==> flow/design.v <==
module ALU(
    input [31:0] A, B,
    input [2:0] ALUControl,
    output Carry, OverFlow, Zero, Negative,
    output [31:0] Result
);
    wire [31:0] B_inv;
    wire [32:0] Sum_result;
    wire is_sub;
    assign is_sub = (ALUControl == 3'b001);
    assign B_inv = is_sub ? ~B : B;
    assign Sum_result = A + B_inv + is_sub;
    reg [31:0] Result_reg;
    reg Cout_reg, OverFlow_reg;
    always @(*) begin
        Result_reg = 32'h0;
        Cout_reg = 1'b0;
        OverFlow_reg = 1'b0;
        case (ALUControl)
            3'b000: begin  
                Result_reg = Sum_result[31:0];
                Cout_reg = Sum_result[32];
                OverFlow_reg = (A[31] == B[31]) && (Result_reg[31] != A[31]);
            end
            3'b001: begin  
                Result_reg = Sum_result[31:0];
                Cout_reg = Sum_result[32];
                OverFlow_reg = (A[31] != B[31]) && (Result_reg[31] != A[31]);
            end
            3'b010: Result_reg = A & B;    
            3'b011: Result_reg = A | B;    
            3'b100: Result_reg = A ^ B;    
            3'b101: Result_reg = ($signed(A) < $signed(B)) ? 32'b1 : 32'b0;  
            3'b110: Result_reg = A << B[4:0];  
            3'b111: Result_reg = A >> B[4:0];  
            default: Result_reg = 32'h0;
        endcase
    end
    assign Result   = Result_reg;
    assign Zero     = (Result_reg == 32'b0);
    assign Negative = Result_reg[31];
    assign Carry    = Cout_reg;
    assign OverFlow = OverFlow_reg;
endmodule
`timescale 1ns / 1ps
module ALU_ft (
    input              clk,
    input              rst,
    input      [31:0]  A,
    input      [31:0]  B,
    input      [2:0]   ALUControl,
    output reg [31:0]  Result,
    output reg         Zero,
    output reg         Carry,
    output reg         OverFlow,
    output reg         Negative,
    output reg         fault_detected_out
);
    wire [31:0] alu_res;
    wire alu_z, alu_c, alu_v, alu_n;
    ALU u_alu (
        .A(A),
        .B(B),
        .ALUControl(ALUControl),
        .Result(alu_res),
        .Zero(alu_z),
        .Carry(alu_c),
        .OverFlow(alu_v),
        .Negative(alu_n)
    );
    reg [31:0] res_t1;
    reg [31:0] res_t2;
    localparam STAGE1 = 2'b00;
    localparam STAGE2 = 2'b01;
    localparam STAGE3 = 2'b10;
    reg [1:0] state;
    always @(posedge clk or negedge rst) begin
        if (!rst) begin
            state              <= STAGE1;
            fault_detected_out <= 1'b0;
            res_t1             <= 32'b0;
            res_t2             <= 32'b0;
            Result             <= 32'b0;
            Zero               <= 1'b0;
            Carry              <= 1'b0;
            OverFlow           <= 1'b0;
            Negative           <= 1'b0;
        end
        else begin
            case (state)
                STAGE1: begin
                    res_t1 <= alu_res;           
                    fault_detected_out <= 1'b0;
                    state <= STAGE2;
                end
                STAGE2: begin
                    res_t2 <= alu_res;           
                    if (res_t2 == res_t1) begin
                        Result   <= alu_res;
                        Zero     <= alu_z;
                        Carry    <= alu_c;
                        OverFlow <= alu_v;
                        Negative <= alu_n;
                        state    <= STAGE1;
                    end
                    else begin
                        fault_detected_out <= 1'b1;
                        state <= STAGE3;
                    end
                end
                STAGE3: begin
                    Result   <= alu_res;
                    Zero     <= alu_z;
                    Carry    <= alu_c;
                    OverFlow <= alu_v;
                    Negative <= alu_n;
                    state <= STAGE1;
                end
            endcase
        end
    end
endmodule
Reports on ALU_ft
What the tools print for ALU_ft, step after step.
Line numbers count from 1 in the design file above.
Operators carry their Yosys type and port widths (W data, S select, Z words).
{"block": "design", "design": "ALU_ft", "clk_port": "clk", "library": "sky130hd", "pvt_corner": "tt_025C_1v80"}

Word-level counts
Source: Yosys, flattened and elaborated, memories not mapped. Widths are those after wreduce. Registers that Yosys merges into a memory's read port (data or address) are not register bits. Print and check cells do not count. Equal cells are merged and count once.
{"block": "classes", "addsub": 2, "n_cmp": 1, "equal": 15, "shift": 2, "muxes": 19, "bitwise": 4, "n_reduce_logical": 12}
{"block": "op_table", "operator": "$pmux W32 S7", "count": 1}
{"block": "op_table", "operator": "$pmux W32 S2", "count": 1}
{"block": "op_table", "operator": "$mux W32", "count": 2}
{"block": "op_table", "operator": "$add A32 B32 Y33", "count": 1}
{"block": "op_table", "operator": "$add A33 B1 Y33", "count": 1}
{"block": "op_table", "operator": "$lt A32 B32 Y1", "count": 1}
{"block": "op_table", "operator": "$eq A32 B32 Y1", "count": 1}
{"block": "op_table", "operator": "$and A32 B32 Y32", "count": 1}
{"block": "op_table", "operator": "$or A32 B32 Y32", "count": 1}
{"block": "op_table", "operator": "$xor A32 B32 Y32", "count": 1}
{"block": "op_table", "operator": "$shl A32 B5 Y32", "count": 1}
{"block": "op_table", "operator": "$shr A32 B5 Y32", "count": 1}
{"block": "op_table", "operator": "$not A32 Y32", "count": 1}
{"block": "op_table", "operator": "$logic_not A32 Y1", "count": 1}
{"block": "op_table", "operator": "$eq A3 B3 Y1 const B", "count": 4}
{"block": "op_table", "operator": "$pmux W1 S2", "count": 6}
{"block": "op_table", "operator": "$eq A3 B2 Y1 const B", "count": 2}
{"block": "op_table", "operator": "$reduce_or A6 Y1", "count": 1}
{"block": "op_table", "operator": "$pmux W2 S3", "count": 1}
{"block": "op_table", "operator": "$mux W1", "count": 6}
{"block": "op_table", "operator": "$ne A2 B2 Y1 const B", "count": 2}
{"block": "op_table", "operator": "$reduce_and A2 Y1", "count": 2}
{"block": "op_table", "operator": "$reduce_bool A2 Y1", "count": 2}
{"block": "op_table", "operator": "$eq A3 B1 Y1 const B", "count": 1}
{"block": "op_table", "operator": "$logic_not A3 Y1", "count": 1}
{"block": "op_table", "operator": "$reduce_bool A3 Y1", "count": 1}
{"block": "op_table", "operator": "$pmux W1 S3", "count": 1}
{"block": "op_table", "operator": "$ne A1 B1 Y1", "count": 2}
Not listed: further kinds 7, cells in them 8.
{"block": "bits", "ff_bits": 103, "input_bits": 69, "out_inout_bits": 37, "elab_cells": 64}

Depth
Longest topological path by Yosys (ltp), each cell counted once; first at word level (registers and memories cut), then after technology mapping (sequential cells cut; the memories' decode and read muxes count).
{"block": "depth", "word_depth": 9, "abc_area": 0, "mapped_depth": 21, "mapped_depth_nobuf": 16}

Synthesis result
Yosys stat after the flow's synthesis: flattened, memories mapped to cells. It holds for the ABC_AREA given above (unset counts as 0); a run with the other value may have another netlist.
The area totals of this step are shown rounded.
{"block": "mapped", "cell_count": 1545, "area_um2": 13200, "seq_area_um2": 2580, "flip_flops": 103, "buf_cells": 111}
{"block": "types", "type": "sky130_fd_sc_hd__dfrtp_1", "count": 102, "type_area_um2": 2.55E+03}
{"block": "types", "type": "sky130_fd_sc_hd__ha_1", "count": 128, "type_area_um2": 1.6E+03}
{"block": "types", "type": "sky130_fd_sc_hd__mux4_2", "count": 53, "type_area_um2": 1.19E+03}
{"block": "types", "type": "sky130_fd_sc_hd__mux2_2", "count": 74, "type_area_um2": 833.299}
{"block": "types", "type": "sky130_fd_sc_hd__a21oi_1", "count": 128, "type_area_um2": 640.614}
{"block": "types", "type": "sky130_fd_sc_hd__nor2_1", "count": 139, "type_area_um2": 521.75}
{"block": "types", "type": "sky130_fd_sc_hd__mux2i_1", "count": 51, "type_area_um2": 510.49}
{"block": "types", "type": "sky130_fd_sc_hd__nand2_1", "count": 116, "type_area_um2": 435.418}
{"block": "types", "type": "sky130_fd_sc_hd__xor2_1", "count": 45, "type_area_um2": 394.128}
{"block": "types", "type": "sky130_fd_sc_hd__xnor2_1", "count": 40, "type_area_um2": 350.336}
{"block": "types", "type": "sky130_fd_sc_hd__inv_1", "count": 90, "type_area_um2": 337.824}
{"block": "types", "type": "sky130_fd_sc_hd__o21ai_0", "count": 62, "type_area_um2": 310.298}
{"block": "types", "type": "sky130_fd_sc_hd__clkbuf_1", "count": 70, "type_area_um2": 262.752}
{"block": "types", "type": "sky130_fd_sc_hd__a22oi_1", "count": 31, "type_area_um2": 232.723}
{"block": "types", "type": "sky130_fd_sc_hd__a211oi_1", "count": 22, "type_area_um2": 165.158}
{"block": "types", "type": "sky130_fd_sc_hd__nor3_1", "count": 33, "type_area_um2": 165.158}
{"block": "types", "type": "sky130_fd_sc_hd__o211ai_1", "count": 21, "type_area_um2": 157.651}
{"block": "types", "type": "sky130_fd_sc_hd__o22ai_1", "count": 25, "type_area_um2": 156.4}
Not listed: further types 71, cells in them 315.
By module: a second synthesis without flattening, with its own total; a netlist apart from the flattened one above.
{"block": "hier_totals", "cells_unflattened": 1566, "area_unflattened_um2": 13900}
Each row is one instance without its submodules.
{"block": "by_module", "module": "ALU", "instances": 1, "cells": 1300, "mod_area_um2": 9610, "mod_seq_area_um2": 0.0}
{"block": "by_module", "module": "ALU_ft", "instances": 1, "cells": 266, "mod_area_um2": 4330, "mod_seq_area_um2": 2600}

Path before layout
Path of least setup slack by OpenSTA after synthesis, without wires, with an ideal clock, recovery checks aside; 20% of the period is set as input and as output delay. Where synthesis merged equal registers, the netlist keeps one of their names.
{"block": "synth_path", "kind": "input to register", "start": "input port ALUControl[2]", "end": "register Zero", "clock_period_ps": 6000, "input_delay_ps": 1200, "setup_ps": 66, "launch_ps": 1200, "t_arrival_ps": 6321, "t_required_ps": 5934, "path_slack_ps": -388, "path_delay_ps": 5187, "driving_pins": 20, "n_path_buf": 5, "synth_period_reached_ps": 6388}
"path_delay_ps" = arrival - input delay + setup time.
"driving_pins" counts driving pins, that of a launching flip-flop among them; a cell with two outputs on the path counts twice.
"synth_period_reached_ps" = period - worst setup slack (recovery checks aside). The figure is calculated, with input and output delays left at 20% of the set period.
Between the ends stands the longest chain of elaborated cells between them, by number of cells; it is not shown to be the way that was timed. Of several equally long chains one is given.
A line is the first line of the expression or statement that the cell stems from. Yosys adds cells for indexed reads and writes and turns some case tables into memories.
A register here has more assigning lines than the two given.
{"block": "synth_between", "path_cell_list": "sky130_fd_sc_hd__buf_2 > sky130_fd_sc_hd__or2_1 > sky130_fd_sc_hd__clkbuf_1 > sky130_fd_sc_hd__clkbuf_1 > sky130_fd_sc_hd__clkbuf_1 > sky130_fd_sc_hd__nor2_1 > sky130_fd_sc_hd__clkbuf_1 > sky130_fd_sc_hd__xnor2_1 > sky130_fd_sc_hd__ha_1 > sky130_fd_sc_hd__a21o_1 > sky130_fd_sc_hd__a2111oi_4 > sky130_fd_sc_hd__a211oi_2 > sky130_fd_sc_hd__a221o_1 > sky130_fd_sc_hd__a41o_1 > sky130_fd_sc_hd__xor2_1 > sky130_fd_sc_hd__o21a_1 > sky130_fd_sc_hd__or4_1 > sky130_fd_sc_hd__or4_1 > sky130_fd_sc_hd__nor4b_2 > sky130_fd_sc_hd__a41o_1", "elab_chain_len": 8, "cells_between": 16, "cone_classes": "add/sub (2); eq/ne (7); mux (4); reduce/logical (3)"}
{"block": "synth_lines", "element": "start: declaration", "line_no": 51, "text": "input      [2:0]   ALUControl,"}
{"block": "synth_lines", "element": "$eq A3 B1 Y1", "line_no": 10, "text": "assign is_sub = (ALUControl == 3'b001);"}
{"block": "synth_lines", "element": "$mux W32", "line_no": 11, "text": "assign B_inv = is_sub ? ~B : B;"}
{"block": "synth_lines", "element": "$add A32 B32 Y33", "line_no": 12, "text": "assign Sum_result = A + B_inv + is_sub;"}
{"block": "synth_lines", "element": "$add A33 B1 Y33", "line_no": 12}
{"block": "synth_lines", "element": "$pmux W32 S7", "line_no": 19, "text": "case (ALUControl)"}
{"block": "synth_lines", "element": "$logic_not A32 Y1", "line_no": 40, "text": "assign Zero     = (Result_reg == 32'b0);"}
{"block": "synth_lines", "element": "$mux W1", "line_no": 98, "text": "if (res_t2 == res_t1) begin"}
{"block": "synth_lines", "element": "$pmux W1 S2", "line_no": 90, "text": "case (state)"}
{"block": "synth_lines", "element": "end: assignment", "line_no": 100, "text": "Zero     <= alu_z;"}
{"block": "synth_lines", "element": "end: assignment", "line_no": 113, "text": "Zero     <= alu_z;"}
{"block": "synth_lines", "element": "end: declaration", "line_no": 53, "text": "output reg         Zero,"}

Timing after layout
Path of least setup slack in the final report of run C (OpenROAD, finished layout, wires in). Where an end is a register, its clock arrival counts in the times.
The report prints the path's times to 10 ps; the period is as set.
{"block": "layout_path", "kind": "input to register", "start": "input port ALUControl[1]", "end": "register Zero", "clock_period_ps": 5660, "input_delay_ps": 1130, "setup_ps": 60, "launch_ps": 1130, "t_arrival_ps": 5680, "t_required_ps": 5930, "path_slack_ps": 250, "driving_pins": 19, "n_path_buf": 3}
Between the ends stands the longest chain of elaborated cells between them, by number of cells; it is not shown to be the way that was timed. Of several equally long chains one is given.
A register here has more assigning lines than the two given.
{"block": "layout_between", "path_cell_list": "sky130_fd_sc_hd__clkdlybuf4s50_1 > sky130_fd_sc_hd__or2_4 > sky130_fd_sc_hd__nor2_4 > sky130_fd_sc_hd__buf_12 > sky130_fd_sc_hd__buf_4 > sky130_fd_sc_hd__xnor2_1 > sky130_fd_sc_hd__inv_1 > sky130_fd_sc_hd__fa_1 > sky130_fd_sc_hd__nor2b_1 > sky130_fd_sc_hd__o31a_1 > sky130_fd_sc_hd__o21ai_0 > sky130_fd_sc_hd__o21a_1 > sky130_fd_sc_hd__xor2_1 > sky130_fd_sc_hd__a21boi_0 > sky130_fd_sc_hd__or4b_1 > sky130_fd_sc_hd__nor4_1 > sky130_fd_sc_hd__nand4_2 > sky130_fd_sc_hd__nor4b_2 > sky130_fd_sc_hd__a41o_1", "elab_chain_len": 8, "cells_between": 16, "cone_classes": "add/sub (2); eq/ne (7); mux (4); reduce/logical (3)"}
{"block": "layout_lines", "element": "start: declaration", "line_no": 51, "text": "input      [2:0]   ALUControl,"}
{"block": "layout_lines", "element": "$eq A3 B1 Y1", "line_no": 10, "text": "assign is_sub = (ALUControl == 3'b001);"}
{"block": "layout_lines", "element": "$mux W32", "line_no": 11, "text": "assign B_inv = is_sub ? ~B : B;"}
{"block": "layout_lines", "element": "$add A32 B32 Y33", "line_no": 12, "text": "assign Sum_result = A + B_inv + is_sub;"}
{"block": "layout_lines", "element": "$add A33 B1 Y33", "line_no": 12}
{"block": "layout_lines", "element": "$pmux W32 S7", "line_no": 19, "text": "case (ALUControl)"}
{"block": "layout_lines", "element": "$logic_not A32 Y1", "line_no": 40, "text": "assign Zero     = (Result_reg == 32'b0);"}
{"block": "layout_lines", "element": "$mux W1", "line_no": 98, "text": "if (res_t2 == res_t1) begin"}
{"block": "layout_lines", "element": "$pmux W1 S2", "line_no": 90, "text": "case (state)"}
{"block": "layout_lines", "element": "end: assignment", "line_no": 100, "text": "Zero     <= alu_z;"}
{"block": "layout_lines", "element": "end: assignment", "line_no": 113, "text": "Zero     <= alu_z;"}
{"block": "layout_lines", "element": "end: declaration", "line_no": 53, "text": "output reg         Zero,"}

--- measured runs ---
Measured data: module ALU_ft, platform sky130hd, 3 stored runs of the flow under differing settings, order arbitrary. Input and output delays are each 20% of the period that was set; the output load is 0.01 pF.
By "period_less_ws_ps" is meant the clock period of the run minus its worst setup slack. This is arithmetic on one report: input and output delays are still those of the set period (20% each).
By "worstPathTime_ps" is meant the share of the clock period that the worst setup path is allowed (20% is reserved at inputs, 20% at outputs), minus its slack. Clock arrival times at its registers enter into it.
By "power.total_uw" is meant OpenSTA's value without simulated activity: inputs other than the clock are taken to toggle once in ten clock periods, and the tool carries that through the logic.
"worstPathTime_ps" is known to 10 ps.
Values from the reports are rounded here.

{"run": "run A", "settings": { "CAP_MARGIN": 25, "CELL_PAD_IN_SITES_GLOBAL_PLACEMENT": 0, "CORE_ASPECT_RATIO": 0.78, "CORE_UTILIZATION": 60, "CTS_CLUSTER_SIZE": 29, "MIN_ROUTING_LAYER": "met2", "PLACE_DENSITY_LB_ADDON": 0.28, "SETUP_SLACK_MARGIN": 0.23, "SLEW_MARGIN": 30, "period_ns": 5.25, "CORE_MARGIN": 2 }, "outcome": "no final report: routing broke off with GRT-0116"}
{"run": "run B", "settings": { "CAP_MARGIN": 40, "CELL_PAD_IN_SITES_DETAIL_PLACEMENT": 2, "CELL_PAD_IN_SITES_GLOBAL_PLACEMENT": 2, "CTS_CLUSTER_DIAMETER": 212, "GPL_ROUTABILITY_DRIVEN": 1, "GPL_TIMING_DRIVEN": 0, "HOLD_SLACK_MARGIN": 0.25, "MIN_ROUTING_LAYER": "met2", "SETUP_SLACK_MARGIN": 1.63, "SLEW_MARGIN": 20, "TNS_END_PERCENT": 25, "period_ns": 6.0, "CORE_MARGIN": 2, "CORE_UTILIZATION": 40 }, "outcome": "no final report: routing broke off with GRT-0116"}
{"run": "run C", "settings": { "CAP_MARGIN": 30, "SLEW_MARGIN": 30, "period_ns": 5.66, "CORE_MARGIN": 2, "CORE_UTILIZATION": 40 }, "results": { "yosys.chip_area_um2": 13200, "dieArea_um2": 34500, "finalCellArea_um2": 15700, "util_frac": 0.483, "setup_worst_slack_ps": 254, "tns_ps": 0, "timing.hold.ws_ps": 487, "power.total_uw": 2650, "period_less_ws_ps": 5406, "worstPathTime_ps": 4270, "worstPathKind": "input to register" }}
--- end ---
